==> flow/design.v <==
`timescale 1ns / 1ps
`default_nettype none
module bit_extender(X,Z);
	input wire [15:0] X;
	output wire [31:0] Z;
	wire [31:0] T;
	assign T[15:0] = X[15:0];
	assign T[31] = X[15];
	assign T[30] = X[15];
	assign T[29] = X[15];
	assign T[28] = X[15];
	assign T[27] = X[15];
	assign T[26] = X[15];
	assign T[25] = X[15];
	assign T[24] = X[15];
	assign T[23] = X[15];
	assign T[22] = X[15];
	assign T[21] = X[15];
	assign T[20] = X[15];
	assign T[19] = X[15];
	assign T[18] = X[15];
	assign T[17] = X[15];
	assign T[16] = X[15];
	assign Z = T;
endmodule
`default_nettype wire
`timescale 1ns / 1ps
`default_nettype none
module mux_2to1(X,Y,C,R);
   parameter N = 32;
   input  wire [(N-1):0] X, Y;
   input  wire           C;
   output wire [(N-1):0] R;
   assign R = C ? Y : X;
endmodule
`default_nettype wire
`timescale 1ns / 1ps
`default_nettype none
module mux_4to1(W,X,Y,Z,C,R);
   parameter N = 32;
	input  wire [(N-1):0] W, X, Y, Z;
	input  wire [1:0]     C;
	output wire [(N-1):0] R;
   wire [(N-1):0] mux_lsb_0_out, mux_lsb_1_out;
   mux_2to1 #(.N(N)) MUX_LSB_0 (.X(W), .Y(X), .C(C[0]), .R(mux_lsb_0_out));
   mux_2to1 #(.N(N)) MUX_LSB_1 (.X(Y), .Y(Z), .C(C[0]), .R(mux_lsb_1_out));
   mux_2to1 #(.N(N)) MUX_MSB (.X(mux_lsb_0_out), .Y(mux_lsb_1_out), .C(C[1]), .R(R));
endmodule
`default_nettype wire
`timescale 1ns / 1ps
`default_nettype none
module mux_16to1(X1,X2,X3,X4,X5,X6,X7,X8,X9,X10,X11,X12,X13,X14,X15,X16,C,R);
   parameter N = 32;
	input  wire [(N-1):0] X1, X2, X3, X4, X5, X6, X7, X8,
                         X9, X10, X11, X12, X13, X14, X15, X16;
	input  wire [3:0]     C;
	output wire [(N-1):0] R;
   wire [(N-1):0] mux_lsb_0_out, mux_lsb_1_out, mux_lsb_2_out, mux_lsb_3_out;
   mux_4to1 #(.N(N)) MUX_LSB_0 (.W(X1), .X(X2), .Y(X3), .Z(X4), .C(C[1:0]), .R(mux_lsb_0_out));
   mux_4to1 #(.N(N)) MUX_LSB_1 (.W(X5), .X(X6), .Y(X7), .Z(X8), .C(C[1:0]), .R(mux_lsb_1_out));
   mux_4to1 #(.N(N)) MUX_LSB_2 (.W(X9), .X(X10), .Y(X11), .Z(X12), .C(C[1:0]), .R(mux_lsb_2_out));
   mux_4to1 #(.N(N)) MUX_LSB_3 (.W(X13), .X(X14), .Y(X15), .Z(X16), .C(C[1:0]), .R(mux_lsb_3_out));
   mux_4to1 #(.N(N)) MUX_MSB (.W(mux_lsb_0_out), .X(mux_lsb_1_out),
         .Y(mux_lsb_2_out), .Z(mux_lsb_3_out), .C(C[3:2]), .R(R));
endmodule
`default_nettype wire
`timescale 1ns / 1ps
`default_nettype none
module equals(X,Y,Z);
   parameter N = 32;
	input  wire [(N-1):0] X, Y;
	output wire Z;
   wire [(N-1):0] xnor_result;
   assign xnor_result = ~(X ^ Y);  
   assign Z = & xnor_result;  
endmodule
`default_nettype wire
`timescale 1ns / 1ps
`default_nettype none
module add_1bit(X,Y,C_IN,Z,C_OUT);
	input  wire X;
	input  wire Y;
	input  wire C_IN;
	output wire Z;
	output wire C_OUT;
   wire half_sum;
	assign half_sum = X ^ Y;
	assign Z = half_sum ^ C_IN;
	assign C_OUT = X ? (Y | C_IN) : (Y & C_IN);
endmodule
`default_nettype wire
`timescale 1ns / 1ps
`default_nettype none
module add_32bit(X,Y,C_IN,Z,C_OUT);
	input  wire [31:0] X;
	input  wire [31:0] Y;
	input  wire C_IN;
	output wire [31:0] Z;
	output wire C_OUT;
   wire [30:0] carry;
	add_1bit ADD0 (.X(X[0]), .Y(Y[0]), .C_IN(C_IN), .Z(Z[0]), .C_OUT(carry[0]));
	add_1bit ADD1 (.X(X[1]), .Y(Y[1]), .C_IN(carry[0]), .Z(Z[1]), .C_OUT(carry[1]));
	add_1bit ADD2 (.X(X[2]), .Y(Y[2]), .C_IN(carry[1]), .Z(Z[2]), .C_OUT(carry[2]));
	add_1bit ADD3 (.X(X[3]), .Y(Y[3]), .C_IN(carry[2]), .Z(Z[3]), .C_OUT(carry[3]));
	add_1bit ADD4 (.X(X[4]), .Y(Y[4]), .C_IN(carry[3]), .Z(Z[4]), .C_OUT(carry[4]));
	add_1bit ADD5 (.X(X[5]), .Y(Y[5]), .C_IN(carry[4]), .Z(Z[5]), .C_OUT(carry[5]));
	add_1bit ADD6 (.X(X[6]), .Y(Y[6]), .C_IN(carry[5]), .Z(Z[6]), .C_OUT(carry[6]));
	add_1bit ADD7 (.X(X[7]), .Y(Y[7]), .C_IN(carry[6]), .Z(Z[7]), .C_OUT(carry[7]));
	add_1bit ADD8 (.X(X[8]), .Y(Y[8]), .C_IN(carry[7]), .Z(Z[8]), .C_OUT(carry[8]));
	add_1bit ADD9 (.X(X[9]), .Y(Y[9]), .C_IN(carry[8]), .Z(Z[9]), .C_OUT(carry[9]));
	add_1bit ADD10 (.X(X[10]), .Y(Y[10]), .C_IN(carry[9]), .Z(Z[10]), .C_OUT(carry[10]));
	add_1bit ADD11 (.X(X[11]), .Y(Y[11]), .C_IN(carry[10]), .Z(Z[11]), .C_OUT(carry[11]));
	add_1bit ADD12 (.X(X[12]), .Y(Y[12]), .C_IN(carry[11]), .Z(Z[12]), .C_OUT(carry[12]));
	add_1bit ADD13 (.X(X[13]), .Y(Y[13]), .C_IN(carry[12]), .Z(Z[13]), .C_OUT(carry[13]));
	add_1bit ADD14 (.X(X[14]), .Y(Y[14]), .C_IN(carry[13]), .Z(Z[14]), .C_OUT(carry[14]));
	add_1bit ADD15 (.X(X[15]), .Y(Y[15]), .C_IN(carry[14]), .Z(Z[15]), .C_OUT(carry[15]));
	add_1bit ADD16 (.X(X[16]), .Y(Y[16]), .C_IN(carry[15]), .Z(Z[16]), .C_OUT(carry[16]));
	add_1bit ADD17 (.X(X[17]), .Y(Y[17]), .C_IN(carry[16]), .Z(Z[17]), .C_OUT(carry[17]));
	add_1bit ADD18 (.X(X[18]), .Y(Y[18]), .C_IN(carry[17]), .Z(Z[18]), .C_OUT(carry[18]));
	add_1bit ADD19 (.X(X[19]), .Y(Y[19]), .C_IN(carry[18]), .Z(Z[19]), .C_OUT(carry[19]));
	add_1bit ADD20 (.X(X[20]), .Y(Y[20]), .C_IN(carry[19]), .Z(Z[20]), .C_OUT(carry[20]));
	add_1bit ADD21 (.X(X[21]), .Y(Y[21]), .C_IN(carry[20]), .Z(Z[21]), .C_OUT(carry[21]));
	add_1bit ADD22 (.X(X[22]), .Y(Y[22]), .C_IN(carry[21]), .Z(Z[22]), .C_OUT(carry[22]));
	add_1bit ADD23 (.X(X[23]), .Y(Y[23]), .C_IN(carry[22]), .Z(Z[23]), .C_OUT(carry[23]));
	add_1bit ADD24 (.X(X[24]), .Y(Y[24]), .C_IN(carry[23]), .Z(Z[24]), .C_OUT(carry[24]));
	add_1bit ADD25 (.X(X[25]), .Y(Y[25]), .C_IN(carry[24]), .Z(Z[25]), .C_OUT(carry[25]));
	add_1bit ADD26 (.X(X[26]), .Y(Y[26]), .C_IN(carry[25]), .Z(Z[26]), .C_OUT(carry[26]));
	add_1bit ADD27 (.X(X[27]), .Y(Y[27]), .C_IN(carry[26]), .Z(Z[27]), .C_OUT(carry[27]));
	add_1bit ADD28 (.X(X[28]), .Y(Y[28]), .C_IN(carry[27]), .Z(Z[28]), .C_OUT(carry[28]));
	add_1bit ADD29 (.X(X[29]), .Y(Y[29]), .C_IN(carry[28]), .Z(Z[29]), .C_OUT(carry[29]));
	add_1bit ADD30 (.X(X[30]), .Y(Y[30]), .C_IN(carry[29]), .Z(Z[30]), .C_OUT(carry[30]));
	add_1bit ADD31 (.X(X[31]), .Y(Y[31]), .C_IN(carry[30]), .Z(Z[31]), .C_OUT(C_OUT));
endmodule
`default_nettype wire
`timescale 1ns / 1ps
`default_nettype none
module subtract_1bit(
   X,
   Y,
   C_IN,
   Z,
   C_OUT
);
	input  wire X;
	input  wire Y;
	input  wire C_IN;
	output wire Z;
	output wire C_OUT;
   assign Z = (X^Y)^C_IN;
   assign C_OUT = X ? (Y & C_IN) : (Y | C_IN);
endmodule
`default_nettype wire
`timescale 1ns / 1ps
`default_nettype none
module subtract_32bit(
   X,
   Y,
   C_IN,
   Z,
   C_OUT
);
	input  wire [31:0] X;
	input  wire [31:0] Y;
	input  wire C_IN;
	output wire [31:0] Z;
	output wire C_OUT;
   wire [30:0] carry;
   subtract_1bit sub1_0 (.X(X[0]), .Y(Y[0]), .C_IN(C_IN), .Z(Z[0]), .C_OUT(carry[0]));
   subtract_1bit sub1_1 (.X(X[1]), .Y(Y[1]), .C_IN(carry[0]), .Z(Z[1]), .C_OUT(carry[1]));
   subtract_1bit sub1_2 (.X(X[2]), .Y(Y[2]), .C_IN(carry[1]), .Z(Z[2]), .C_OUT(carry[2]));
   subtract_1bit sub1_3 (.X(X[3]), .Y(Y[3]), .C_IN(carry[2]), .Z(Z[3]), .C_OUT(carry[3]));
   subtract_1bit sub1_4 (.X(X[4]), .Y(Y[4]), .C_IN(carry[3]), .Z(Z[4]), .C_OUT(carry[4]));
   subtract_1bit sub1_5 (.X(X[5]), .Y(Y[5]), .C_IN(carry[4]), .Z(Z[5]), .C_OUT(carry[5]));
   subtract_1bit sub1_6 (.X(X[6]), .Y(Y[6]), .C_IN(carry[5]), .Z(Z[6]), .C_OUT(carry[6]));
   subtract_1bit sub1_7 (.X(X[7]), .Y(Y[7]), .C_IN(carry[6]), .Z(Z[7]), .C_OUT(carry[7]));
   subtract_1bit sub1_8 (.X(X[8]), .Y(Y[8]), .C_IN(carry[7]), .Z(Z[8]), .C_OUT(carry[8]));
   subtract_1bit sub1_9 (.X(X[9]), .Y(Y[9]), .C_IN(carry[8]), .Z(Z[9]), .C_OUT(carry[9]));
   subtract_1bit sub1_10 (.X(X[10]), .Y(Y[10]), .C_IN(carry[9]), .Z(Z[10]), .C_OUT(carry[10]));
   subtract_1bit sub1_11 (.X(X[11]), .Y(Y[11]), .C_IN(carry[10]), .Z(Z[11]), .C_OUT(carry[11]));
   subtract_1bit sub1_12 (.X(X[12]), .Y(Y[12]), .C_IN(carry[11]), .Z(Z[12]), .C_OUT(carry[12]));
   subtract_1bit sub1_13 (.X(X[13]), .Y(Y[13]), .C_IN(carry[12]), .Z(Z[13]), .C_OUT(carry[13]));
   subtract_1bit sub1_14 (.X(X[14]), .Y(Y[14]), .C_IN(carry[13]), .Z(Z[14]), .C_OUT(carry[14]));
   subtract_1bit sub1_15 (.X(X[15]), .Y(Y[15]), .C_IN(carry[14]), .Z(Z[15]), .C_OUT(carry[15]));
   subtract_1bit sub1_16 (.X(X[16]), .Y(Y[16]), .C_IN(carry[15]), .Z(Z[16]), .C_OUT(carry[16]));
   subtract_1bit sub1_17 (.X(X[17]), .Y(Y[17]), .C_IN(carry[16]), .Z(Z[17]), .C_OUT(carry[17]));
   subtract_1bit sub1_18 (.X(X[18]), .Y(Y[18]), .C_IN(carry[17]), .Z(Z[18]), .C_OUT(carry[18]));
   subtract_1bit sub1_19 (.X(X[19]), .Y(Y[19]), .C_IN(carry[18]), .Z(Z[19]), .C_OUT(carry[19]));
   subtract_1bit sub1_20 (.X(X[20]), .Y(Y[20]), .C_IN(carry[19]), .Z(Z[20]), .C_OUT(carry[20]));
   subtract_1bit sub1_21 (.X(X[21]), .Y(Y[21]), .C_IN(carry[20]), .Z(Z[21]), .C_OUT(carry[21]));
   subtract_1bit sub1_22 (.X(X[22]), .Y(Y[22]), .C_IN(carry[21]), .Z(Z[22]), .C_OUT(carry[22]));
   subtract_1bit sub1_23 (.X(X[23]), .Y(Y[23]), .C_IN(carry[22]), .Z(Z[23]), .C_OUT(carry[23]));
   subtract_1bit sub1_24 (.X(X[24]), .Y(Y[24]), .C_IN(carry[23]), .Z(Z[24]), .C_OUT(carry[24]));
   subtract_1bit sub1_25 (.X(X[25]), .Y(Y[25]), .C_IN(carry[24]), .Z(Z[25]), .C_OUT(carry[25]));
   subtract_1bit sub1_26 (.X(X[26]), .Y(Y[26]), .C_IN(carry[25]), .Z(Z[26]), .C_OUT(carry[26]));
   subtract_1bit sub1_27 (.X(X[27]), .Y(Y[27]), .C_IN(carry[26]), .Z(Z[27]), .C_OUT(carry[27]));
   subtract_1bit sub1_28 (.X(X[28]), .Y(Y[28]), .C_IN(carry[27]), .Z(Z[28]), .C_OUT(carry[28]));
   subtract_1bit sub1_29 (.X(X[29]), .Y(Y[29]), .C_IN(carry[28]), .Z(Z[29]), .C_OUT(carry[29]));
   subtract_1bit sub1_30 (.X(X[30]), .Y(Y[30]), .C_IN(carry[29]), .Z(Z[30]), .C_OUT(carry[30]));
   subtract_1bit sub1_31 (.X(X[31]), .Y(Y[31]), .C_IN(carry[30]), .Z(Z[31]), .C_OUT(C_OUT));
endmodule
`default_nettype wire
`timescale 1ns / 1ps
`default_nettype none
module set_less_than_32bit(X,Y,Z);
	input  wire [31:0] X;
	input  wire [31:0] Y;
	output wire Z;
   wire sign_bit_xor, sub_cout;
   wire [31:0] subtract_result;
   assign sign_bit_xor = X[31] ^ Y[31];
   subtract_32bit SUB1 (.X(X), .Y(Y), .Z(subtract_result), .C_IN(1'b0), .C_OUT(sub_cout));
   assign Z = sign_bit_xor ? X[31] : subtract_result[31];
endmodule
`default_nettype wire
`timescale 1ns / 1ps
`default_nettype none
module shift_left_1bit(X,Y,I,Z);
	input  wire [31:0] X;
	input  wire [31:0] Y;
	input  wire [31:0] I;
	output wire Z;
   wire [31:0] index;
   wire lt0, gt31, temp;
   subtract_32bit SUB (.X(I), .Y(Y), .Z(index), .C_IN(1'b0), .C_OUT(temp));
   set_less_than_32bit LT0 (.X(index), .Y(32'd0), .Z(lt0));
   set_less_than_32bit GT31 (.X(32'd31), .Y(index), .Z(gt31));
   assign Z = (lt0 | gt31) ? 1'b0 : X[index];
endmodule
`default_nettype wire
`timescale 1ns / 1ps
`default_nettype none
module shift_right_1bit(X,Y,I,V,Z);
	input  wire [31:0] X, Y, I;
   input  wire V;
	output wire Z;
   wire [31:0] index;
   wire lt32, gte0, temp;
   add_32bit ADD (.X(I), .Y(Y), .Z(index), .C_IN(1'b0), .C_OUT(temp));
   set_less_than_32bit LT32 (.X(index), .Y(32'd32), .Z(lt32));
   set_less_than_32bit GTE0 (.X(32'hffffffff), .Y(index), .Z(gte0));
   assign Z = (lt32 & gte0) ? X[index] : V;
endmodule
`default_nettype wire
`timescale 1ns / 1ps
`default_nettype none
module shift_left_32bit(X,Y,Z);
	input  wire [31:0] X;
	input  wire [31:0] Y;
	output wire [31:0] Z;
   wire [31:0] tempZ;
   shift_left_1bit BIT0 (.X(X), .Y(Y), .I(0), .Z(tempZ[0]));
   shift_left_1bit BIT1 (.X(X), .Y(Y), .I(1), .Z(tempZ[1]));
   shift_left_1bit BIT2 (.X(X), .Y(Y), .I(2), .Z(tempZ[2]));
   shift_left_1bit BIT3 (.X(X), .Y(Y), .I(3), .Z(tempZ[3]));
   shift_left_1bit BIT4 (.X(X), .Y(Y), .I(4), .Z(tempZ[4]));
   shift_left_1bit BIT5 (.X(X), .Y(Y), .I(5), .Z(tempZ[5]));
   shift_left_1bit BIT6 (.X(X), .Y(Y), .I(6), .Z(tempZ[6]));
   shift_left_1bit BIT7 (.X(X), .Y(Y), .I(7), .Z(tempZ[7]));
   shift_left_1bit BIT8 (.X(X), .Y(Y), .I(8), .Z(tempZ[8]));
   shift_left_1bit BIT9 (.X(X), .Y(Y), .I(9), .Z(tempZ[9]));
   shift_left_1bit BIT10 (.X(X), .Y(Y), .I(10), .Z(tempZ[10]));
   shift_left_1bit BIT11 (.X(X), .Y(Y), .I(11), .Z(tempZ[11]));
   shift_left_1bit BIT12 (.X(X), .Y(Y), .I(12), .Z(tempZ[12]));
   shift_left_1bit BIT13 (.X(X), .Y(Y), .I(13), .Z(tempZ[13]));
   shift_left_1bit BIT14 (.X(X), .Y(Y), .I(14), .Z(tempZ[14]));
   shift_left_1bit BIT15 (.X(X), .Y(Y), .I(15), .Z(tempZ[15]));
   shift_left_1bit BIT16 (.X(X), .Y(Y), .I(16), .Z(tempZ[16]));
   shift_left_1bit BIT17 (.X(X), .Y(Y), .I(17), .Z(tempZ[17]));
   shift_left_1bit BIT18 (.X(X), .Y(Y), .I(18), .Z(tempZ[18]));
   shift_left_1bit BIT19 (.X(X), .Y(Y), .I(19), .Z(tempZ[19]));
   shift_left_1bit BIT20 (.X(X), .Y(Y), .I(20), .Z(tempZ[20]));
   shift_left_1bit BIT21 (.X(X), .Y(Y), .I(21), .Z(tempZ[21]));
   shift_left_1bit BIT22 (.X(X), .Y(Y), .I(22), .Z(tempZ[22]));
   shift_left_1bit BIT23 (.X(X), .Y(Y), .I(23), .Z(tempZ[23]));
   shift_left_1bit BIT24 (.X(X), .Y(Y), .I(24), .Z(tempZ[24]));
   shift_left_1bit BIT25 (.X(X), .Y(Y), .I(25), .Z(tempZ[25]));
   shift_left_1bit BIT26 (.X(X), .Y(Y), .I(26), .Z(tempZ[26]));
   shift_left_1bit BIT27 (.X(X), .Y(Y), .I(27), .Z(tempZ[27]));
   shift_left_1bit BIT28 (.X(X), .Y(Y), .I(28), .Z(tempZ[28]));
   shift_left_1bit BIT29 (.X(X), .Y(Y), .I(29), .Z(tempZ[29]));
   shift_left_1bit BIT30 (.X(X), .Y(Y), .I(30), .Z(tempZ[30]));
   shift_left_1bit BIT31 (.X(X), .Y(Y), .I(31), .Z(tempZ[31]));
   mux_2to1 SPECIAL_CASE (.X(tempZ), .Y(32'b0), .C(Y[31]), .R(Z));
endmodule
`default_nettype wire
`timescale 1ns / 1ps
`default_nettype none
module shift_right_logical_32bit(X,Y,Z);
	input  wire [31:0] X;
	input  wire [31:0] Y;
	output wire [31:0] Z;
   wire [31:0] tempZ;
   shift_right_1bit BIT0 (.X(X), .Y(Y), .I(0), .V(1'b0), .Z(tempZ[0]));
   shift_right_1bit BIT1 (.X(X), .Y(Y), .I(1), .V(1'b0), .Z(tempZ[1]));
   shift_right_1bit BIT2 (.X(X), .Y(Y), .I(2), .V(1'b0), .Z(tempZ[2]));
   shift_right_1bit BIT3 (.X(X), .Y(Y), .I(3), .V(1'b0), .Z(tempZ[3]));
   shift_right_1bit BIT4 (.X(X), .Y(Y), .I(4), .V(1'b0), .Z(tempZ[4]));
   shift_right_1bit BIT5 (.X(X), .Y(Y), .I(5), .V(1'b0), .Z(tempZ[5]));
   shift_right_1bit BIT6 (.X(X), .Y(Y), .I(6), .V(1'b0), .Z(tempZ[6]));
   shift_right_1bit BIT7 (.X(X), .Y(Y), .I(7), .V(1'b0), .Z(tempZ[7]));
   shift_right_1bit BIT8 (.X(X), .Y(Y), .I(8), .V(1'b0), .Z(tempZ[8]));
   shift_right_1bit BIT9 (.X(X), .Y(Y), .I(9), .V(1'b0), .Z(tempZ[9]));
   shift_right_1bit BIT10 (.X(X), .Y(Y), .I(10), .V(1'b0), .Z(tempZ[10]));
   shift_right_1bit BIT11 (.X(X), .Y(Y), .I(11), .V(1'b0), .Z(tempZ[11]));
   shift_right_1bit BIT12 (.X(X), .Y(Y), .I(12), .V(1'b0), .Z(tempZ[12]));
   shift_right_1bit BIT13 (.X(X), .Y(Y), .I(13), .V(1'b0), .Z(tempZ[13]));
   shift_right_1bit BIT14 (.X(X), .Y(Y), .I(14), .V(1'b0), .Z(tempZ[14]));
   shift_right_1bit BIT15 (.X(X), .Y(Y), .I(15), .V(1'b0), .Z(tempZ[15]));
   shift_right_1bit BIT16 (.X(X), .Y(Y), .I(16), .V(1'b0), .Z(tempZ[16]));
   shift_right_1bit BIT17 (.X(X), .Y(Y), .I(17), .V(1'b0), .Z(tempZ[17]));
   shift_right_1bit BIT18 (.X(X), .Y(Y), .I(18), .V(1'b0), .Z(tempZ[18]));
   shift_right_1bit BIT19 (.X(X), .Y(Y), .I(19), .V(1'b0), .Z(tempZ[19]));
   shift_right_1bit BIT20 (.X(X), .Y(Y), .I(20), .V(1'b0), .Z(tempZ[20]));
   shift_right_1bit BIT21 (.X(X), .Y(Y), .I(21), .V(1'b0), .Z(tempZ[21]));
   shift_right_1bit BIT22 (.X(X), .Y(Y), .I(22), .V(1'b0), .Z(tempZ[22]));
   shift_right_1bit BIT23 (.X(X), .Y(Y), .I(23), .V(1'b0), .Z(tempZ[23]));
   shift_right_1bit BIT24 (.X(X), .Y(Y), .I(24), .V(1'b0), .Z(tempZ[24]));
   shift_right_1bit BIT25 (.X(X), .Y(Y), .I(25), .V(1'b0), .Z(tempZ[25]));
   shift_right_1bit BIT26 (.X(X), .Y(Y), .I(26), .V(1'b0), .Z(tempZ[26]));
   shift_right_1bit BIT27 (.X(X), .Y(Y), .I(27), .V(1'b0), .Z(tempZ[27]));
   shift_right_1bit BIT28 (.X(X), .Y(Y), .I(28), .V(1'b0), .Z(tempZ[28]));
   shift_right_1bit BIT29 (.X(X), .Y(Y), .I(29), .V(1'b0), .Z(tempZ[29]));
   shift_right_1bit BIT30 (.X(X), .Y(Y), .I(30), .V(1'b0), .Z(tempZ[30]));
   shift_right_1bit BIT31 (.X(X), .Y(Y), .I(31), .V(1'b0), .Z(tempZ[31]));
   mux_2to1 SPECIAL_CASE (.X(tempZ), .Y(32'b0), .C(Y[31]), .R(Z));
endmodule
`default_nettype wire
`timescale 1ns / 1ps
`default_nettype none
module shift_right_arithmetic_32bit(X,Y,Z);
	input  wire [31:0] X;
	input  wire [31:0] Y;
	output wire [31:0] Z;
   wire [31:0] tempZ;
   shift_right_1bit BIT0 (.X(X), .Y(Y), .I(0), .V(X[31]), .Z(tempZ[0]));
   shift_right_1bit BIT1 (.X(X), .Y(Y), .I(1), .V(X[31]), .Z(tempZ[1]));
   shift_right_1bit BIT2 (.X(X), .Y(Y), .I(2), .V(X[31]), .Z(tempZ[2]));
   shift_right_1bit BIT3 (.X(X), .Y(Y), .I(3), .V(X[31]), .Z(tempZ[3]));
   shift_right_1bit BIT4 (.X(X), .Y(Y), .I(4), .V(X[31]), .Z(tempZ[4]));
   shift_right_1bit BIT5 (.X(X), .Y(Y), .I(5), .V(X[31]), .Z(tempZ[5]));
   shift_right_1bit BIT6 (.X(X), .Y(Y), .I(6), .V(X[31]), .Z(tempZ[6]));
   shift_right_1bit BIT7 (.X(X), .Y(Y), .I(7), .V(X[31]), .Z(tempZ[7]));
   shift_right_1bit BIT8 (.X(X), .Y(Y), .I(8), .V(X[31]), .Z(tempZ[8]));
   shift_right_1bit BIT9 (.X(X), .Y(Y), .I(9), .V(X[31]), .Z(tempZ[9]));
   shift_right_1bit BIT10 (.X(X), .Y(Y), .I(10), .V(X[31]), .Z(tempZ[10]));
   shift_right_1bit BIT11 (.X(X), .Y(Y), .I(11), .V(X[31]), .Z(tempZ[11]));
   shift_right_1bit BIT12 (.X(X), .Y(Y), .I(12), .V(X[31]), .Z(tempZ[12]));
   shift_right_1bit BIT13 (.X(X), .Y(Y), .I(13), .V(X[31]), .Z(tempZ[13]));
   shift_right_1bit BIT14 (.X(X), .Y(Y), .I(14), .V(X[31]), .Z(tempZ[14]));
   shift_right_1bit BIT15 (.X(X), .Y(Y), .I(15), .V(X[31]), .Z(tempZ[15]));
   shift_right_1bit BIT16 (.X(X), .Y(Y), .I(16), .V(X[31]), .Z(tempZ[16]));
   shift_right_1bit BIT17 (.X(X), .Y(Y), .I(17), .V(X[31]), .Z(tempZ[17]));
   shift_right_1bit BIT18 (.X(X), .Y(Y), .I(18), .V(X[31]), .Z(tempZ[18]));
   shift_right_1bit BIT19 (.X(X), .Y(Y), .I(19), .V(X[31]), .Z(tempZ[19]));
   shift_right_1bit BIT20 (.X(X), .Y(Y), .I(20), .V(X[31]), .Z(tempZ[20]));
   shift_right_1bit BIT21 (.X(X), .Y(Y), .I(21), .V(X[31]), .Z(tempZ[21]));
   shift_right_1bit BIT22 (.X(X), .Y(Y), .I(22), .V(X[31]), .Z(tempZ[22]));
   shift_right_1bit BIT23 (.X(X), .Y(Y), .I(23), .V(X[31]), .Z(tempZ[23]));
   shift_right_1bit BIT24 (.X(X), .Y(Y), .I(24), .V(X[31]), .Z(tempZ[24]));
   shift_right_1bit BIT25 (.X(X), .Y(Y), .I(25), .V(X[31]), .Z(tempZ[25]));
   shift_right_1bit BIT26 (.X(X), .Y(Y), .I(26), .V(X[31]), .Z(tempZ[26]));
   shift_right_1bit BIT27 (.X(X), .Y(Y), .I(27), .V(X[31]), .Z(tempZ[27]));
   shift_right_1bit BIT28 (.X(X), .Y(Y), .I(28), .V(X[31]), .Z(tempZ[28]));
   shift_right_1bit BIT29 (.X(X), .Y(Y), .I(29), .V(X[31]), .Z(tempZ[29]));
   shift_right_1bit BIT30 (.X(X), .Y(Y), .I(30), .V(X[31]), .Z(tempZ[30]));
   shift_right_1bit BIT31 (.X(X), .Y(Y), .I(31), .V(X[31]), .Z(tempZ[31]));
   wire [31:0] test_minus1;
   wire [1:0] spec_cases;
   wire temp, test_gt31, test_lt0;
   add_32bit TEST_MINUS1_ADD (.X(X), .Y(32'b1), .Z(test_minus1), .C_IN(1'b0), .C_OUT(temp));
   set_less_than_32bit LT0 (.X(Y), .Y(32'b0), .Z(test_lt0));
   set_less_than_32bit GT31 (.X(32'd31), .Y(Y), .Z(test_gt31));
   assign spec_cases[0] = 1'b0;  
   assign spec_cases[1] = test_gt31 | test_lt0;
   mux_4to1 SPECIALCASES (.W(tempZ), .X(32'b0), .Y(32'b0), .Z(32'b0), .C(spec_cases), .R(Z));
endmodule
`default_nettype wire
`timescale 1ns / 1ps
`default_nettype none
module alu(X,Y,op_code,Z,overflow,equal,zero);
	input  wire [31:0] X;
	input  wire [31:0] Y;
	input  wire [3:0] op_code;
	output wire [31:0] Z;
	output wire overflow;
	output wire equal;
	output wire zero;
   wire [31:0] and_output, or_output,  xor_output, nor_output, add_output,
               sub_output, slt_output, srl_output, sra_output, sll_output;
   wire add_cout, sub_cout;
   assign and_output = X & Y;
   assign or_output  = X | Y;
   assign xor_output = X ^ Y;
   assign nor_output = ~or_output;
   add_32bit ADDER (.X(X), .Y(Y), .C_IN(1'b0), .Z(add_output), .C_OUT(add_cout));
   subtract_32bit SUBTRACTER (.X(X), .Y(Y), .C_IN(1'b0), .Z(sub_output), .C_OUT(sub_cout));
   set_less_than_32bit SLT (.X(X), .Y(Y), .Z(slt_output[0]));
   assign slt_output[31:1] = 31'b0;
   shift_right_logical_32bit SRL (.X(Y), .Y(X), .Z(srl_output));
   shift_right_arithmetic_32bit SRA (.X(Y), .Y(X), .Z(sra_output));
   shift_left_32bit SLL (.X(Y), .Y(X), .Z(sll_output));
   mux_16to1 RESULT_MUX
             (.X1(and_output),
              .X2(or_output),
              .X3(xor_output),
              .X4(nor_output),
              .X5(32'b0),
              .X6(add_output),
              .X7(sub_output),
              .X8(slt_output),
              .X9(srl_output),
              .X10(sll_output),
              .X11(sra_output),
              .X12(32'b0),
              .X13(32'b0),
              .X14(32'b0),
              .X15(32'b0),
              .X16(32'b0),
              .C(op_code),
              .R(Z));
    mux_16to1 #(.N(1)) VALIDITY_MUX
              (.X1(1'b1),
               .X2(1'b1),
               .X3(1'b1),
               .X4(1'b1),
               .X5(1'b1),  
               .X6(1'b1),
               .X7(1'b1),
               .X8(1'b1),
               .X9(1'b1),
               .X10(1'b1),
               .X11(1'b1),
               .X12(1'b0),
               .X13(1'b0),
               .X14(1'b0),
               .X15(1'b0),
               .X16(1'b0),
               .C(op_code),
               .R(is_valid));
    wire is_valid, sub_equal_0, z_equal_0, overflow_bit;
    wire [1:0] op_is_add_sub;
    equals #(.N(4)) IS_ADD (.X(op_code), .Y(4'b0101), .Z(op_is_add_sub[1]));
    equals #(.N(4)) IS_SUB (.X(op_code), .Y(4'b0110), .Z(op_is_add_sub[0]));
    equals #(.N(32)) SUB_IS_0 (.X(sub_output), .Y(32'b0), .Z(sub_equal_0));
    equals #(.N(32)) Z_IS_0 (.X(Z), .Y(32'b0), .Z(z_equal_0));
    wire sub_overflow = (X[31] ^ Y[31]) ? (X[31] ^ Z[31]) : 0;
    wire add_overflow = (X[31] ^ Y[31]) ? 0 : (X[31] ^ Z[31]);
    mux_4to1 #(.N(1)) OVERFLOW (.W(1'b0), .X(sub_overflow), .Y(add_overflow),
                                .Z(1'b0), .R(overflow_bit), .C(op_is_add_sub));
    assign equal = is_valid ? sub_equal_0 : 1'b0;
    assign zero = is_valid ? z_equal_0 : 1'b0;
    assign overflow = is_valid ? overflow_bit : 1'b0;
endmodule
`default_nettype wire
`timescale 1ns / 1ps
`default_nettype none
module alu_control(alu_op, opcode, F, op);
	input  wire [2:0] alu_op;  
   input  wire [5:0] opcode;
	input  wire [5:0] F;
	output reg [3:0] op;
	always @(*) begin
      op <= 4'b0101;  
      if (alu_op == 3'b000) begin
         if (opcode == 6'b001000) op <= 4'b0101;   
         else if (opcode == 6'b001100) op <= 4'b0000;   
         else if (opcode == 6'b001101) op <= 4'b0001;   
         else if (opcode == 6'b001010) op <= 4'b0111;   
         else if (opcode == 6'b001110) op <= 4'b0010;   
      end  
      else if (alu_op == 3'b001 || alu_op == 3'b100) op <= 4'b0101;
		else if (alu_op == 3'b010) op <= 4'b0110;
		else if (alu_op === 3'b011) begin
         if (F == 6'b100100) op <= 4'b0000;  
         else if (F == 6'b100101) op <= 4'b0001;  
         else if (F == 6'b100110) op <= 4'b0010;  
         else if (F == 6'b100111) op <= 4'b0011;  
         else if (F == 6'b100000) op <= 4'b0101;  
         else if (F == 6'b100010) op <= 4'b0110;  
         else if (F == 6'b101010) op <= 4'b0111;  
         else if (F == 6'b000010) op <= 4'b1000;  
         else if (F == 6'b000000) op <= 4'b1001;  
         else if (F == 6'b000011) op <= 4'b1010;  
		end
	end
endmodule
`default_nettype wire
`timescale 1ns / 1ps
`default_nettype none
module control_unit(cclk, rstb, I, State, PcWriteCond, PcWrite, IorD, MemRead, MemWrite,
   MemToReg, IrWrite, PcSource, AluOp, AluSrcA, AluSrcB, RegWrite, RegDst, NextState);
   input  wire cclk, rstb;
	input  wire [31:0] I;
   input  wire [3:0] State;
   output wire PcWrite, IorD, MemRead, MemWrite, MemToReg, IrWrite, RegWrite;
   output wire [1:0] PcSource, PcWriteCond, AluSrcA, AluSrcB, RegDst;
   output wire [2:0] AluOp;
   output reg  [3:0] NextState;
	wire R;   
   wire RS;  
	wire L;   
	wire S;   
	wire B;   
   wire J;   
   wire JAL;
	assign R = ~I[31] & ~I[30] & ~I[29] & ~I[28] & ~I[27] & ~I[26];
   assign RS = R & (I[5:2] == 4'b0000);
	assign L = I[31] & ~I[30] & ~I[29] & ~I[28] & I[27] & I[26];
	assign S = I[31] & ~I[30] & I[29] & ~I[28] & I[27] & I[26];
	assign B = ~I[31] & ~I[30] & ~I[29] & I[28] & ~I[27];
   assign J = (~I[31] & ~I[30] & ~I[29] & ~I[28] & I[27]) | (R & (I[20:0] == 20'd8));
   assign JAL = J & (I[31:26] == 6'b000011);
   assign PcWrite = (State == 4'b0000 | State == 4'b1001) ? 1'b1 : 1'b0;
   assign PcWriteCond = (State == 4'b1000) ? {B & I[26], B & ~I[26]} : 2'b0;
   assign IorD = (State == 4'b0011 | State == 4'b0101) ? 1'b1 : 1'b0;
   assign MemRead = (State == 4'b0000 | State == 4'b0011) ? 1'b1 : 1'b0;
   assign MemWrite = (State == 4'b0101) ? 1'b1 : 1'b0;
   assign MemToReg = (State == 4'b0100) ? 1'b1 : 1'b0;
   assign IrWrite = (State == 4'b0000) ? 1'b1 : 1'b0;
   assign RegWrite = (State == 4'b0100 | State == 4'b0111 | State == 4'b1011 | State == 4'b1101) ? 1'b1 : 1'b0;
   assign RegDst = (State == 4'b1101) ? 2'b10
         : (State == 4'b0111 ? 1'b1 : 1'b0);
   assign AluSrcA = (State == 4'b0010 | State == 4'b0110 |
         State == 4'b1000 | State == 4'b1010) ? (R & RS ? 2'b10 : 2'b01) : 2'b00;
   assign AluSrcB = (State == 4'b0000) ? 2'b01
         : ((State == 4'b0001) ? 2'b11
            : ((State == 4'b0010 | State == 4'b1010) ? 2'b10 : 2'b00));
   assign PcSource = (State == 4'b1000) ? 2'b01
         : ((State == 4'b1001) ? (R ? 2'b11 : 2'b10) : 2'b00);
	assign AluOp = (State == 4'b0000 | State == 4'b0001) ? 3'b100
      : (R ? 3'b011
         : (B ? 3'b010
            : ((L | S) ? 3'b001 : 3'b000)));
   always @(posedge cclk) begin
      if (~rstb) begin
         NextState <= 4'b0000;
      end else begin
         case (State)
         4'b0000: NextState <= 4'b0001;
         4'b0001: begin
            if (JAL) NextState <= 4'b1101;
            else if (J) NextState <= 4'b1001;
            else if (B) NextState <= 4'b1000;
            else if (L | S) NextState <= 4'b0010;
            else if (R) NextState <= 4'b0110;
            else NextState <= 4'b1010;
         end
         4'b0010: begin
            if (L) NextState <= 4'b0011;
            else if (S) NextState <= 4'b0101;
            else NextState <= 4'b1111;
         end
         4'b0011: begin
            if (L) NextState <= 4'b0100;
            else NextState <= 4'b1111;
         end
         4'b0100: begin
            if (L) NextState <= 4'b0000;
            else NextState <= 4'b1111;
         end
         4'b0101: begin
            if (S) NextState <= 4'b1100;
            else NextState <= 4'b1111;
         end
         4'b0110: begin
            if (R) NextState <= 4'b0111;
            else NextState <= 4'b1111;
         end
         4'b0111: begin
            if (R) NextState <= 4'b0000;
            else NextState <= 4'b1111;
         end
         4'b1000: begin
            if (B) NextState <= 4'b1100;
            else NextState <= 4'b1111;
         end
         4'b1001: begin
            if (J) NextState <= 4'b1100;
            else NextState <= 4'b1111;
         end
         4'b1010: begin
            if (~R && ~J) NextState <= 4'b1011;
            else NextState <= 4'b1111;
         end
         4'b1011: begin
            if (~R && ~J) NextState <= 4'b0000;
            else NextState <= 4'b1111;
         end
         4'b1100: NextState <= 4'b0000;
         4'b1101: begin
            if (JAL) NextState <= 4'b1001;
            else NextState <= 4'b1111;
         end
         default: NextState <= 4'b1111;
         endcase
      end
   end
endmodule
`default_nettype wire
`timescale 1ns / 1ps
`default_nettype none
module register_file(cclk,rstb,write,read_reg_0,read_reg_1,write_reg,write_data,reg0,reg1);
	input  wire cclk;
	input  wire rstb;
	input  wire write;
	input  wire [4:0] read_reg_0;
	input  wire [4:0] read_reg_1;
	input  wire [4:0] write_reg;
	input  wire [31:0] write_data;
	output wire [31:0] reg0;
	output wire [31:0] reg1;
   reg [31:0] registers[31:0];
   assign reg0 = registers[read_reg_0];
   assign reg1 = registers[read_reg_1];
   always @(posedge cclk) begin
      if (~rstb) begin
         registers[0] <= 32'b0;
         registers[1] <= 32'b0;
         registers[2] <= 32'b0;
         registers[3] <= 32'b0;
         registers[4] <= 32'b0;
         registers[5] <= 32'b0;
         registers[6] <= 32'b0;
         registers[7] <= 32'b0;
         registers[8] <= 32'b0;
         registers[9] <= 32'b0;
         registers[10] <= 32'b0;
         registers[11] <= 32'b0;
         registers[12] <= 32'b0;
         registers[13] <= 32'b0;
         registers[14] <= 32'b0;
         registers[15] <= 32'b0;
         registers[16] <= 32'b0;
         registers[17] <= 32'b0;
         registers[18] <= 32'b0;
         registers[19] <= 32'b0;
         registers[20] <= 32'b0;
         registers[21] <= 32'b0;
         registers[22] <= 32'b0;
         registers[23] <= 32'b0;
         registers[24] <= 32'b0;
         registers[25] <= 32'b0;
         registers[26] <= 32'b0;
         registers[27] <= 32'b0;
         registers[28] <= 32'b0;
         registers[29] <= 32'b0;
         registers[30] <= 32'b0;
         registers[31] <= 32'b0;
      end else begin
         if (write) begin
            registers[write_reg] <= write_data;
         end
      end
   end
endmodule
`default_nettype wire
`timescale 1ns/1ps
`default_nettype none
module mips(clk, rstb, mem_wr_data, mem_addr, mem_rd_data, mem_wr_ena, PC);
	input wire clk, rstb;
	output wire mem_wr_ena;
	output wire [31:0] mem_wr_data, mem_addr;
	input wire [31:0] mem_rd_data;             
	output reg [31:0] PC;
   reg  [31:0] MemDataReg, InstReg, RegA, RegB, AluOut;
   wire [4:0] RegFile_WriteAddr;
   wire [31:0] RegFile_WriteData;
   wire [31:0] RegFile_Data0, RegFile_Data1, AluAMux, AluBMux;
   wire Ctl_PcWrite, Ctl_IorD, Ctl_MemRead, Ctl_MemWrite,
        Ctl_MemToReg, Ctl_IrWrite, Ctl_RegWrite;
   wire [1:0] Ctl_PcWriteCond, Ctl_PcSource, Ctl_AluSrcA, Ctl_AluSrcB, Ctl_RegDst;
   wire [2:0] Ctl_AluOp;
   wire [3:0] Ctl_State;
   wire [3:0] AluCtl_AluOpcode;
   wire Alu_Zero;
   wire [31:0] Alu_Z;
   wire [31:0] SignExtend_Out;
   assign mem_addr = Ctl_IorD ? AluOut : PC;
   assign mem_wr_data = RegB;
   assign mem_wr_ena = Ctl_MemWrite;
   assign RegFile_WriteAddr = Ctl_RegDst[1] ? 5'd31 : (Ctl_RegDst[0] ? InstReg[15:11] : InstReg[20:16]);
   assign RegFile_WriteData = Ctl_RegDst[1] ? PC : (Ctl_MemToReg ? mem_rd_data : AluOut);
   assign AluAMux = Ctl_AluSrcA[1] ? InstReg[10:6] : (Ctl_AluSrcA[0] ? RegA : PC);
   assign AluBMux = Ctl_AluSrcB[1]
      ? (Ctl_AluSrcB[0] ? {SignExtend_Out[29:0],2'b0} : SignExtend_Out)
      : (Ctl_AluSrcB[0] ? 32'd4 : RegB);
	register_file REGFILE (.cclk(clk), .rstb(rstb), .write(Ctl_RegWrite),
         .write_reg(RegFile_WriteAddr), .write_data(RegFile_WriteData),
         .read_reg_0(InstReg[25:21]), .read_reg_1(InstReg[20:16]),
         .reg0(RegFile_Data0), .reg1(RegFile_Data1));
   control_unit CONTROL (.cclk(clk), .rstb(rstb), .I(InstReg), .State(Ctl_State),
      .PcWriteCond(Ctl_PcWriteCond), .PcWrite(Ctl_PcWrite), .IorD(Ctl_IorD),
      .MemRead(Ctl_MemRead), .MemWrite(Ctl_MemWrite), .MemToReg(Ctl_MemToReg),
      .IrWrite(Ctl_IrWrite), .PcSource(Ctl_PcSource), .AluOp(Ctl_AluOp),
      .AluSrcA(Ctl_AluSrcA), .AluSrcB(Ctl_AluSrcB), .RegWrite(Ctl_RegWrite),
      .RegDst(Ctl_RegDst), .NextState(Ctl_State));
   alu_control ALU_CONTROL (.alu_op(Ctl_AluOp),
      .opcode(InstReg[31:26]), .F(InstReg[5:0]), .op(AluCtl_AluOpcode));
   alu ALU (.X(AluAMux), .Y(AluBMux), .op_code(AluCtl_AluOpcode), .Z(Alu_Z), .zero(Alu_Zero));
   bit_extender SIGN_EXTEND (.X(InstReg[15:0]), .Z(SignExtend_Out));
   always @(posedge clk) begin
      if (~rstb) begin
         MemDataReg <= 32'b0;
         InstReg <= 32'b0;
         RegA <= 32'b0;
         RegB <= 32'b0;
         AluOut <= 32'b0;
         PC <= 32'h00400000;
      end else begin
         RegA <= RegFile_Data0;
         RegB <= RegFile_Data1;
         if (Ctl_MemToReg) MemDataReg <= mem_rd_data;
         if (Ctl_IrWrite) InstReg <= mem_rd_data;
         AluOut <= Alu_Z;
         if (Ctl_PcWrite || (Ctl_PcWriteCond[0] & Alu_Zero) ||
              (Ctl_PcWriteCond[1] & ~Alu_Zero)) begin
            case (Ctl_PcSource)
            2'b00: PC <= Alu_Z;
            2'b01: PC <= AluOut;
            2'b10: PC <= {PC[31:28], InstReg[25:0], 2'b0};
            2'b11: PC <= RegA;
            endcase
         end
      end
   end
endmodule
`default_nettype wire
; ---- Reports on mips
; Tool output for the design above, in the order of the flow.
; Line numbers count from 1 in the design file above.
; Library cell names are shortened.
; Not given: -
[inputs]
top = mips
clock_port = clk
lib = sky130hd
lib_corner = tt_025C_1v80

; ---- Word-level counts
; Source: Yosys, flattened and elaborated, memories not mapped. Widths are those after wreduce. Registers that Yosys merges into a memory's read port (data or address) are not register bits. Print and check cells do not count.
; Memory sizes are those after Yosys's memory passes, which may raise the word count (mostly to a power of two), join words into wider ones and drop unused or constant bits.
[classes]
addsub = 0
n_shift = 64
compare = 0
div_mod_pow = 0
mul = 0
equal = 36
n_logic = 4642
reduce_logical = 13
muxes = 1184
[op_table]
columns = cell, n
row1 = variable part select 32 x 32 -> 1 bit, 64
row2 = bitwise XOR 1 bit, 1879
row3 = OR 1 bit, 1762
row4 = two-way mux 1 bit, 1105
row5 = bitwise AND 1 bit, 949
row6 = two-way mux 32 bit, 24
row7 = parallel mux 32 bit (select 4 bit), 1
row8 = two-way mux 4 bit, 30
row9 = inverter 32 bit, 2
row10 = parallel mux 4 bit (select 14 bit), 1
row11 = inverter 1 bit, 47
row12 = == test 6 bit (second input constant), 7
row13 = bitwise AND 32 bit, 1
row14 = OR 32 bit, 1
row15 = bitwise XOR 32 bit, 1
row16 = AND reduction 32 bit, 1
row17 = == test 6 x 4 -> 1 bit (second input constant), 5
row18 = == test 4 bit (second input constant), 6
row19 = two-way mux 2 bit, 12
row20 = == test 21 x 4 -> 1 bit (second input constant), 1
row21 = two-way mux 5 bit, 4
row22 = == test 6 x 2 -> 1 bit (second input constant), 3
row23 = two-way mux 3 bit, 6
row24 = two-way mux 17 bit, 1
row25 = == test 4 x 3 -> 1 bit (second input constant), 4
row26 = == test 4 x 2 -> 1 bit (second input constant), 2
row27 = zero test 4 bit, 2
row28 = zero test 6 bit, 1
; Other operator kinds: 13; their cells: 17.
[bits]
ramBits = 1024
mem_count = 1
output_inout_bits = 97
latch_bits = 0
romBits = 0
wordCells = 5945
inputBits = 34
register_bits = 100
[memory_table]
columns = name, words, width, line_no
row1 = REGFILE.registers, 32, 32, 612  ; reg [31:0] registers[31:0];

; ---- Longest topological paths
; Yosys ltp: most cells in a row. Word level: on the elaborated netlist, between registers, memories and ports. Mapped: between sequential cells and ports; inverters and the memories' decode and read muxes count.
[logic_depth]
word_depth = 86
abc_area = 0
mapped_depth = 63
ltp_nobuf = 54

; ---- Synthesis result
; Yosys stat after the flow's synthesis: flattened, memories mapped to cells. It holds for the ABC_AREA given above (unset counts as 0); a run with the other value may have another netlist.
[synth_totals]
buf_cells = 584
cells = 8389
sequential_area_um2 = 34232.8
yosys_area_um2 = 97916.4
ffs = 1198
[by_type]
columns = cell, n, type_area_um2
row1 = edfxtp_1, 1024, 3.07E+04
row2 = ha_1, 1760, 2.2E+04
row3 = mux4_2, 712, 1.6E+04
row4 = nor2_1, 1396, 5.24E+03
row5 = dfxtp_1, 174, 3.48E+03
row6 = mux2i_1, 252, 2.52E+03
row7 = nor4_1, 374, 2.34E+03
row8 = clkbuf_1, 447, 1.68E+03
row9 = nand2_1, 383, 1.44E+03
row10 = o21ai_0, 170, 850.816
row11 = a21oi_1, 158, 790.758
row12 = nand3_1, 128, 640.614
row13 = mux2_2, 52, 585.562
row14 = nor3_1, 115, 575.552
row15 = nand4_1, 82, 512.992
row16 = inv_1, 128, 480.461
row17 = o211ai_1, 55, 412.896
row18 = a211oi_1, 46, 345.331
; Not listed: further types 103, cells in them 933.
; The figures by module come from a second, unflattened synthesis with its own total; it is not the netlist above.
[unflattened]
hier_cells = 43791
hier_area_um2 = 423301.0
; Each row is one instance without its submodules.
[modules]
columns = module, seq_area_um2, n_cells, instances, mod_area_um2
row1 = subtract_1bit, 0.0, 4, 7296, 32.5
row2 = add_1bit, 0.0, 2, 2080, 33.8
row3 = register_file, 30749.5, 4646, 1, 55939.9
row4 = shift_right_1bit, 0.0, 34, 64, 357.8
row5 = shift_left_1bit, 0.0, 26, 32, 341.6
row6 = mux_2to1 (N=32), 0.0, 36, 18, 544.3
row7 = mips, 3203.1, 784, 1, 7930.1
row8 = set_less_than_32bit, 0.0, 4, 195, 16.3
row9 = alu, 0.0, 200, 1, 1610.3
row10 = mux_2to1, 0.0, 36, 2, 544.3
row11 = control_unit, 80.1, 127, 1, 823.3
row12 = equals (N=32), 0.0, 43, 2, 346.6
row13 = mux_2to1 (N=1), 0.0, 1, 18, 15.0
row14 = bit_extender, 0.0, 32, 1, 240.2
; Modules not listed: 12.

; ---- Worst setup path after synthesis
; OpenSTA on the mapped netlist: ideal clock, no wires. The path of least setup slack (recovery checks aside). Input and output delay are each 20% of the period. Register names are those of the netlist, which keeps one name where synthesis merged equal registers.
[synth_timing]
path_kind = register to register
from = register InstReg[4]
to = register PC[22]
path_stages = 52
path_buffers = 5
launch_ps = 0
path_slack_ps = 902
delay_ps = 12098
setup_ps = 125
required_time_ps = 12875
arrival_ps = 11973
period_ps = 13000
period_less_setup_slack_ps = 12098
; "delay_ps" = arrival - input delay + setup time.
; "path_stages": output pins that drive a net of the path, with the launching flip-flop's if there is one; two outputs of one cell count as two.
; "period_less_setup_slack_ps" = period - worst setup slack (recovery checks aside). The figure is calculated, with input and output delays left at 20% of the set period.
; Between the ends stands the longest chain of elaborated cells between them, by number of cells; it is not shown to be the way that was timed. Of several equally long chains one is given.
; Each line given opens the expression or statement behind the cell; cells for indexed reads and writes are added by Yosys, which also makes memories of some case tables.
; A register here has more assigning lines than the two given.
[synth_via]
path_cell_list = dfxtp_1 -> buf_6 -> or4_4 -> buf_6 -> nor4_4 -> or2_2 -> clkbuf_1 -> inv_1 -> ha_1 -> ha_1 -> ha_1 -> ha_1 -> ha_1 -> ha_1 -> ha_1 -> ha_1 -> ha_1 -> ha_1 -> (+16 left out) -> nor4_1 -> nand3_1 -> or3_1 -> a222oi_1 -> a31oi_1 -> a2111oi_0 -> a32oi_1 -> a2111oi_0 -> nand4_1 -> nor4_1 -> nand4_1 -> nor4_2 -> nand4_1 -> nor4_4 -> nor3_1 -> buf_6 -> buf_6 -> mux2i_1
elab_chain_cells = 80
cells_between = 5807
cone_classes = 9 x eq/ne; 64 x shift; 1129 x mux; 4600 x logic; 5 x reduce/logical
[synth_lines]
columns = item, line_no
row1 = from (decl), 665  ; reg  [31:0] MemDataReg, InstReg, RegA, RegB, AluOut;
row2 = from (assign), 704  ; InstReg <= 32'b0;
row3 = from (assign), 713  ; if (Ctl_IrWrite) InstReg <= mem_rd_data;
row4 = zero test 4 bit, 507  ; assign RS = R & (I[5:2] == 4'b0000);
row5 = bitwise AND 1 bit, 507
row6 = bitwise AND 1 bit, 524  ; State == 4'b1000 | State == 4'b1010) ? (R & RS ? 2'b10 : 2'b01) : 2'b00;
row7 = two-way mux 2 bit, 524
row8 = two-way mux 2 bit, 523  ; assign AluSrcA = (State == 4'b0010 | State == 4'b0110 |
row9 = two-way mux 32 bit x2, 683  ; assign AluAMux = Ctl_AluSrcA[1] ? InstReg[10:6] : (Ctl_AluSrcA[0] ? RegA : PC);
row10 = two-way mux 1 bit, 150  ; assign C_OUT = X ? (Y & C_IN) : (Y | C_IN);
row11 = (+61 left out), -
row12 = two-way mux 1 bit, 212  ; assign Z = sign_bit_xor ? X[31] : subtract_result[31];
row13 = two-way mux 32 bit x4, 34  ; assign R = C ? Y : X;
row14 = inverter 32 bit, 74  ; assign xnor_result = ~(X ^ Y);
row15 = AND reduction 32 bit, 75  ; assign Z = & xnor_result;
row16 = two-way mux 1 bit, 451  ; assign zero = is_valid ? z_equal_0 : 1'b0;
row17 = bitwise AND 1 bit, 715  ; if (Ctl_PcWrite || (Ctl_PcWriteCond[0] & Alu_Zero) ||
row18 = logical OR 1 bit x2, 715
row19 = to (assign), 718  ; 2'b00: PC <= Alu_Z;
row20 = to (assign), 719  ; 2'b01: PC <= AluOut;
row21 = to (decl), 664  ; output reg [31:0] PC;

; ---- Timing after layout
; From the final timing report of job 1: the path of least setup slack in the routed layout; clock arrival at registers is part of the times.
; The report prints the path's times to 10 ps; the period is as set.
[layout_timing]
path_kind = register to register
from = register CONTROL.NextState
to = register PC[1]
path_stages = 52
arrival_ps = 13000
setup_ps = 80
period_ps = 12800
path_buffers = 2
launch_ps = 720
required_time_ps = 13450
path_slack_ps = 440
; Where an end lacks its bit number, it is one bit of the signal, or one of the new flip-flops if synthesis recoded a state register.
; A register here has more assigning lines than the two given.
[layout_via]
path_cell_list = dfxtp_2 -> or4_4 -> mux2i_1 -> a311oi_4 -> inv_2 -> ha_1 -> ha_1 -> ha_1 -> ha_1 -> ha_1 -> ha_1 -> ha_1 -> ha_1 -> ha_1 -> ha_1 -> ha_1 -> ha_1 -> ha_1 -> (+16 left out) -> nand3_1 -> or4_1 -> a221o_1 -> a221oi_1 -> o31ai_1 -> nor4_1 -> buf_4 -> nand4_1 -> and4bb_1 -> nand4_1 -> nor4_1 -> nand4_1 -> nor4_2 -> nand4_1 -> nor4_4 -> nor3_2 -> buf_12 -> mux2i_1
[layout_lines]
columns = item, line_no
row1 = from (decl), 498  ; output reg  [3:0] NextState;
row2 = from (assign), 536  ; NextState <= 4'b0000;
row3 = from (assign), 539  ; 4'b0000: NextState <= 4'b0001;
row4 = to (assign), 718  ; 2'b00: PC <= Alu_Z;
row5 = to (assign), 719  ; 2'b01: PC <= AluOut;
row6 = to (decl), 664  ; output reg [31:0] PC;
; Chain of elaborated cells between the ends: none given.

# Flow runs of mips

mips through Yosys and OpenROAD on sky130hd: 2 stored runs, unordered, with their settings and measured results. The constraints put input and output delay at 20% of the set period each and load the outputs with 0.01 pF.
"achieved_period_ps" is the run's clock period less its worst setup slack. It is reckoned from that one timing run; input and output delays stay at 20% of the period that was set.
"critical_path_time_ps": the worst setup path's part of the clock period (all of it between registers, 20% less for each end at a port) less its slack. A launch clock that arrives late makes it longer, a capture clock that arrives late makes it shorter.
"final_power_mw" rests on the timing tool's default activity at the inputs, not on a simulated workload.
"critical_path_time_ps" is known to 10 ps.

# job 1
==> flow/run.sh <==
#!/bin/bash
# the make line also repeats the synthesis and layout settings of config.mk as NAME=value (left out here)
make -C /OpenROAD-flow-scripts/flow DESIGN_CONFIG=/design/flow/config.mk WORK_HOME=/design/flow/orfs CLKGATE_MAP_FILE= finish
==> flow/config.mk <==
export PLATFORM = sky130hd
export DESIGN_NAME = mips
export DESIGN_NICKNAME = mips
export VERILOG_FILES = /design/flow/design.v
export SDC_FILE = /design/flow/constraint.sdc
export NUM_CORES = 4
export LEC_CHECK = 0
export CAP_MARGIN = 20
export CORE_MARGIN = 2
export CORE_UTILIZATION = 40
export PLACE_DENSITY = 0.6
export SLEW_MARGIN = 20
==> flow/constraint.sdc <==
create_clock -name core_clock -period 12.8 [get_ports {clk}]
set_input_delay 2.5600 -clock core_clock [delete_from_list [all_inputs] [get_ports {clk}]]
set_output_delay 2.5600 -clock core_clock [all_outputs]
set_load 0.01 [all_outputs]

==> job 1: results <==
post_route_util_pct=44.3
post_synth_area_um2=97916.4
critical_path_time_ps=12360
worst_setup_path_type="register to register"
die_um2=248767.0
achieved_period_ps=12355
finish.stdcell_area_um2=107732.0
setup_tns_ps=0
hold_worst_slack_ps=442
final_power_mw=13.344
final_setup_ws_ps=445

# job 2
==> flow/run.sh <==
#!/bin/bash
# the make line also repeats the synthesis and layout settings of config.mk as NAME=value (left out here)
make -C /OpenROAD-flow-scripts/flow DESIGN_CONFIG=/design/flow/config.mk WORK_HOME=/design/flow/orfs CLKGATE_MAP_FILE= finish
==> flow/config.mk <==
export PLATFORM = sky130hd
export DESIGN_NAME = mips
export DESIGN_NICKNAME = mips
export VERILOG_FILES = /design/flow/design.v
export SDC_FILE = /design/flow/constraint.sdc
export NUM_CORES = 4
export LEC_CHECK = 0
export ABC_AREA = 1
export CAP_MARGIN = 40
export CELL_PAD_IN_SITES_GLOBAL_PLACEMENT = 3
export CORE_MARGIN = 2
export CORE_UTILIZATION = 61
export CTS_CLUSTER_SIZE = 56
export GPL_ROUTABILITY_DRIVEN = 0
export MIN_ROUTING_LAYER = met1
export PLACE_DENSITY_LB_ADDON = 0.18
export SLEW_MARGIN = 20
export TNS_END_PERCENT = 5
==> flow/constraint.sdc <==
create_clock -name core_clock -period 18.2 [get_ports {clk}]
set_input_delay 3.6400 -clock core_clock [delete_from_list [all_inputs] [get_ports {clk}]]
set_output_delay 3.6400 -clock core_clock [all_outputs]
set_load 0.01 [all_outputs]

==> job 2: results <==
outcome="stopped before the end: placement reported FLW-0024"
